==> flow/design.v <==
`timescale 1ns / 1ps
module fft_4(
        input               clk,
        input               rst_n,
        input wire signed [ 15:0]                   x0_real, 
        input wire signed [ 15:0]                   x0_imag,
        input wire signed [ 15:0]                   x1_real,
        input wire signed [ 15:0]                   x1_imag,
        input wire signed [ 15:0]                   x2_real,
        input wire signed [ 15:0]                   x2_imag,
        input wire signed [ 15:0]                   x3_real,
        input wire signed [ 15:0]                   x3_imag,
        output reg signed [ 15:0]                   X0_real,
        output reg signed [ 15:0]                   X0_imag,
        output reg signed [ 15:0]                   X1_real,
        output reg signed [ 15:0]                   X1_imag,            
        output reg signed [ 15:0]                   X2_real,
        output reg signed [ 15:0]                   X2_imag,
        output reg signed [ 15:0]                   X3_real,
        output reg signed [ 15:0]                   X3_imag
    );
parameter W4_0_real = 16'h7FFF; 
parameter W4_0_imag = 16'h0000;
parameter W4_1_real = 16'h0000;
parameter W4_1_imag = 16'h8000; 
parameter W4_2_real = 16'h8000; 
parameter W4_2_imag = 16'h0000; 
parameter W4_3_real = 16'h0000;   
parameter W4_3_imag = 16'h7FFF; 
        reg signed [ 15:0]              s0_real;
        reg signed [ 15:0]              s0_imag;
        reg signed [ 15:0]              s1_real;
        reg signed [ 15:0]              s1_imag;
        reg signed [ 15:0]              s2_real;
        reg signed [ 15:0]              s2_imag;
        reg signed [ 15:0]              s3_real;
        reg signed [ 15:0]              s3_imag;
        reg signed [ 15:0]              r0_real;
        reg signed [ 15:0]              r0_imag;
        reg signed [ 15:0]              r1_real;
        reg signed [ 15:0]              r1_imag;
        reg signed [ 15:0]              r2_real;
        reg signed [ 15:0]              r2_imag;
        reg signed [ 15:0]              r3_real;
        reg signed [ 15:0]              r3_imag;       
always @(posedge clk or negedge rst_n) begin
    if(!rst_n)begin
        s0_real     <=      'h0;
        s0_imag     <=      'h0;      
        s1_real     <=      'h0;
        s1_imag     <=      'h0;
        s2_real     <=      'h0;
        s2_imag     <=      'h0;
        s3_real     <=      'h0;
        s3_imag     <=      'h0;
    end
    else begin
        s0_real     <=      x0_real + x1_real;
        s0_imag     <=      x0_imag + x1_imag;
        s1_real     <=      x0_real - x1_real;
        s1_imag     <=      x0_imag - x1_imag;  
        s2_real     <=      x2_real + x3_real;
        s2_imag     <=      x2_imag + x3_imag;
        s3_real     <=      x2_real - x3_real;
        s3_imag     <=      x2_imag - x3_imag;
    end
end
always@(posedge clk or negedge rst_n)begin
    if (!rst_n)begin
        r0_real     <=      'h0;      
        r0_imag     <=      'h0;
        r1_real     <=      'h0;
        r1_imag     <=      'h0;
        r2_real     <=      'h0;
        r2_imag     <=      'h0;
        r3_real     <=      'h0;
        r3_imag     <=      'h0;
    end
    else begin
        r0_real     <=      s0_real + s2_real;
        r0_imag     <=      s0_imag + s2_imag;
        r2_real     <=      s0_real - s2_real;
        r2_imag     <=      s0_imag - s2_imag;
        r1_real     <=      s1_real + s3_imag;
        r1_imag     <=      s1_imag - s3_real;
        r3_real     <=      s1_real - s3_imag;
        r3_imag     <=      s1_imag + s3_real;
    end
end
always@(posedge clk or negedge rst_n)begin
    if (!rst_n)begin
        X0_real    <=       'b0;    
        X0_imag    <=       'b0; 
        X1_real    <=       'b0; 
        X1_imag    <=       'b0; 
        X2_real    <=       'b0; 
        X2_imag    <=       'b0; 
        X3_real    <=       'b0; 
        X3_imag    <=       'b0;
    end
    else begin
        X0_real    <=       r0_real;
        X0_imag    <=       r0_imag;
        X1_real    <=       r1_real;
        X1_imag    <=       r1_imag;
        X2_real    <=       r2_real;
        X2_imag    <=       r2_imag;
        X3_real    <=       r3_real;
        X3_imag    <=       r3_imag;
        end
end
endmodule
* From RTL to reports: fft_4
Tool output for the design above, in the order of the flow.
Lines are those of the file above, counted from 1.
Operators carry their Yosys type and port widths (W data, S select, Z words).
Cell names lack the library's common part.
A cell with n/a has no value.
- Top :: fft_4
- Clock port :: clk
- Library :: sky130hd
- Timing corner :: tt_025C_1v80

* Word level
Counts by Yosys on the flattened word-level netlist (proc, flatten, opt, wreduce; memories kept). Register bits leave out memories and registers merged into their read ports (data or address); mux counts leave out enables and synchronous resets folded into registers. Print and check cells are left out. Cells with the same type and inputs are merged into one.
- Add/subtract/negate cells :: 16
** Operator list (number)
- $add A16 B16 Y16 :: 8
- $sub A16 B16 Y16 :: 8
- Output and inout port bits :: 128
- Flip-flop bits (word level) :: 384

* Depth
Yosys ltp: most cells in a row. Word level: on the elaborated netlist, between registers, memories and ports. Mapped: between sequential cells and ports; inverters and the memories' decode and read muxes count.
- Depth after elaboration :: 1
- ABC_AREA :: 1
- Mapped depth :: 13
- Mapped depth without buffers :: 12

* Mapped cells and area
Source: synth_stat.txt of the flow (Yosys; design flattened, memories mapped). It holds for the ABC_AREA given above (unset counts as 0); a run with the other value may have another netlist.
** Cells by type
- dfrtp_1 :: number 372, total area 9.31E+03 um^2
- nand2_1 :: number 1055, total area 3.96E+03 um^2
- ha_1 :: number 240, total area 3002.88 um^2
- inv_1 :: number 594, total area 2.23E+03 um^2
- nand3_1 :: number 205, total area 1.03E+03 um^2
- xor2_1 :: number 89, total area 779.498 um^2
- nor2_1 :: number 197, total area 739.459 um^2
- a21oi_1 :: number 128, total area 640.614 um^2
- buf_4 :: number 64, total area 480.461 um^2
- fa_1 :: number 16, total area 320.307 um^2
- xnor2_1 :: number 31, total area 271.51 um^2
- nand4_1 :: number 40, total area 250.24 um^2
- buf_6 :: number 21, total area 236.477 um^2
- a21oi_2 :: number 24, total area 210.202 um^2
- and2_1 :: number 26, total area 162.656 um^2
- nor3_2 :: number 16, total area 160.154 um^2
- o21bai_1 :: number 21, total area 157.651 um^2
- nand2_2 :: number 25, total area 156.4 um^2
Other cell types: 11; their cells: 89.
- Cell count :: 3253
- Sequential area :: 9308.9 um^2
- Buffers :: 93
- Synthesis area :: 24524.8 um^2
- Mapped flip-flops :: 372

* Path before layout
Path of least setup slack by OpenSTA after synthesis, without wires, with an ideal clock, recovery checks aside; 20% of the period is set as input and as output delay. Where synthesis merged equal registers, the netlist keeps one of their names.
- Path type :: input port to flip-flop
- From :: in x0_real[0]
- To :: reg s1_real[14]
- Path delay :: 1.304 ns
- Buffers on the path :: 0
- Clock period :: 3.5 ns
- Library setup time :: 0.117 ns
- Setup slack :: 1.496 ns
- Launch time at the first pin :: 0.700 ns
- Stages on the path :: 11
- Arrival time :: 1.887 ns
- Period reached after synthesis :: 2.004 ns
"path delay" = arrival - input delay + setup time.
"stages on the path": output pins that drive a net of the path, with the launching flip-flop's if there is one; two outputs of one cell count as two.
"period reached after synthesis" = period - worst setup slack (recovery checks aside). The figure is calculated, with input and output delays left at 20% of the set period.
The rows between start and end are the longest chain of elaborated cells between them; the timing report does not say that the signal goes this way. Where chains are equally long, one stands for them.
A line is the first line of the expression or statement that the cell stems from. Yosys adds cells for indexed reads and writes and turns some case tables into memories.
- Cells stage by stage :: inv_1 ha_1 fa_1 inv_1 nand3_1 nand2_1 nand2_1 nand2_1 nand2_1 nand3_1 nand2_1
- Cells in the longest elaborated chain :: 1
- Elaborated cells between the ends (all ways) :: 1
- RTL lines with such cells :: 1
- Classes of those cells :: add/sub: 1
** RTL lines, path after synthesis
- start, declared :: line 5 : input wire signed [ 15:0]                   x0_real,
- $sub A16 B16 Y16 :: line 60 : s1_real     <=      x0_real - x1_real;
- end, assigned :: line 50 : s1_real     <=      'h0;
- end, assigned :: line 60
- end, declared :: line 32 : reg signed [ 15:0]              s1_real;

* Path in the finished layout
From the final timing report of run 1: the path of least setup slack in the routed layout; clock arrival at registers is part of the times.
- Path type :: flip-flop to flip-flop
- From :: reg s0_real[0]
- To :: reg r2_real[10]
- Arrival time :: 3.01 ns
- Setup slack :: 0.87 ns
- Stages on the path :: 12
- Buffers on the path :: 0
- Library setup time :: 0.16 ns
- Clock period :: 3.5 ns
- Launch time at the first pin :: 0.53 ns
The rows between start and end are the longest chain of elaborated cells between them; the timing report does not say that the signal goes this way. Where chains are equally long, one stands for them.
- Cells stage by stage :: dfrtp_1 inv_1 ha_1 fa_1 inv_1 nand3_1 nand2_1 nand2_1 nand2_1 nand2_1 nand3_1 nand2_1
- Cells in the longest elaborated chain :: 1
- Elaborated cells between the ends (all ways) :: 1
- RTL lines with such cells :: 1
- Classes of those cells :: add/sub: 1
** RTL lines, path post-layout
- start, declared :: line 30 : reg signed [ 15:0]              s0_real;
- start, assigned :: line 48 : s0_real     <=      'h0;
- start, assigned :: line 58 : s0_real     <=      x0_real + x1_real;
- $sub A16 B16 Y16 :: line 82 : r2_real     <=      s0_real - s2_real;
- end, assigned :: line 74 : r2_real     <=      'h0;
- end, assigned :: line 82
- end, declared :: line 42 : reg signed [ 15:0]              r2_real;

Ticket comment

Design fft_4 on sky130hd. What follows are 5 stored runs of the flow, each under its own settings; their order means nothing. The constraints put input and output delay at 20% of the set period each and load the outputs with 0.01 pF.
"period reached" = clock period - worst setup slack. The figure is calculated, with input and output delays left at 20% of the set period.
"time used up by the worst setup path" is the time allowed to the run's worst setup path (the clock period less input and output delay, where it has them) less its slack. Clock arrival times count: a late capture clock shortens it, a late launch clock lengthens it.
"total power of the final layout" rests on the timing tool's default activity at the inputs, not on a simulated workload.

** Run 1
- Settings :: ABC_AREA=1; CAP_MARGIN=5; CELL_PAD_IN_SITES_GLOBAL_PLACEMENT=1; CORE_ASPECT_RATIO=0.56; CORE_MARGIN=2; CORE_UTILIZATION=49; CTS_CLUSTER_DIAMETER=304; CTS_CLUSTER_SIZE=35; HOLD_SLACK_MARGIN=0.13; MAX_ROUTING_LAYER=met4; MIN_ROUTING_LAYER=met1; TNS_END_PERCENT=75; period_ns=3.5; SLEW_MARGIN=20
- Area inside the die boundary :: 51931.9 um^2
- Post-synthesis cell area :: 24524.8 um^2
- Time used up by the worst setup path :: 2.63 ns
- Kind of the worst setup path :: flip-flop to flip-flop
- Total power of the final layout :: 17.517 mW
- Sum of negative setup slack :: 0.000 ns
- Standard-cell area of the final layout :: 27696.6 um^2
- Lowest setup slack :: 0.871 ns
- Period reached :: 2.629 ns

** Run 2
- Settings :: CAP_MARGIN=35; CELL_PAD_IN_SITES_DETAIL_PLACEMENT=2; CELL_PAD_IN_SITES_GLOBAL_PLACEMENT=2; CORE_MARGIN=2; CORE_UTILIZATION=65; CTS_CLUSTER_DIAMETER=294; CTS_CLUSTER_SIZE=55; GPL_ROUTABILITY_DRIVEN=0; GPL_TIMING_DRIVEN=0; MIN_ROUTING_LAYER=met1; PLACE_DENSITY_LB_ADDON=0.3; SLEW_MARGIN=40; TNS_END_PERCENT=30; period_ns=3.76
- Outcome :: not finished: placement ended with error FLW-0024

** Run 3
- Settings :: ABC_AREA=0; CELL_PAD_IN_SITES_DETAIL_PLACEMENT=0; CELL_PAD_IN_SITES_GLOBAL_PLACEMENT=0; CORE_ASPECT_RATIO=1.01; CORE_UTILIZATION=70; GPL_ROUTABILITY_DRIVEN=1; PLACE_DENSITY_LB_ADDON=0.01; SETUP_SLACK_MARGIN=-0.14; SLEW_MARGIN=25; TNS_END_PERCENT=15; period_ns=2.02; CAP_MARGIN=20; CORE_MARGIN=2
- Outcome :: not finished: clock tree synthesis ended with error DPL-0038

** Run 4
- Settings :: CORE_UTILIZATION=20; period_ns=2.44; CAP_MARGIN=20; CORE_MARGIN=2; SLEW_MARGIN=20
- Area inside the die boundary :: 107627.0 um^2
- Post-synthesis cell area :: 21003.9 um^2
- Time used up by the worst setup path :: 2.50 ns
- Kind of the worst setup path :: flip-flop to flip-flop
- Total power of the final layout :: 30.405 mW
- Sum of negative setup slack :: -0.070 ns
- Standard-cell area of the final layout :: 30167.7 um^2
- Lowest setup slack :: -0.063 ns
- Period reached :: 2.503 ns

** Run 5
- Settings :: CAP_MARGIN=35; CELL_PAD_IN_SITES_DETAIL_PLACEMENT=1; CORE_ASPECT_RATIO=0.64; CORE_MARGIN=3; CORE_UTILIZATION=62; CTS_CLUSTER_DIAMETER=165; HOLD_SLACK_MARGIN=0.15; MAX_ROUTING_LAYER=met5; PLACE_DENSITY=0.79; period_ns=3.16; SLEW_MARGIN=20
- Outcome :: not finished: placement ended with error DPL-0033
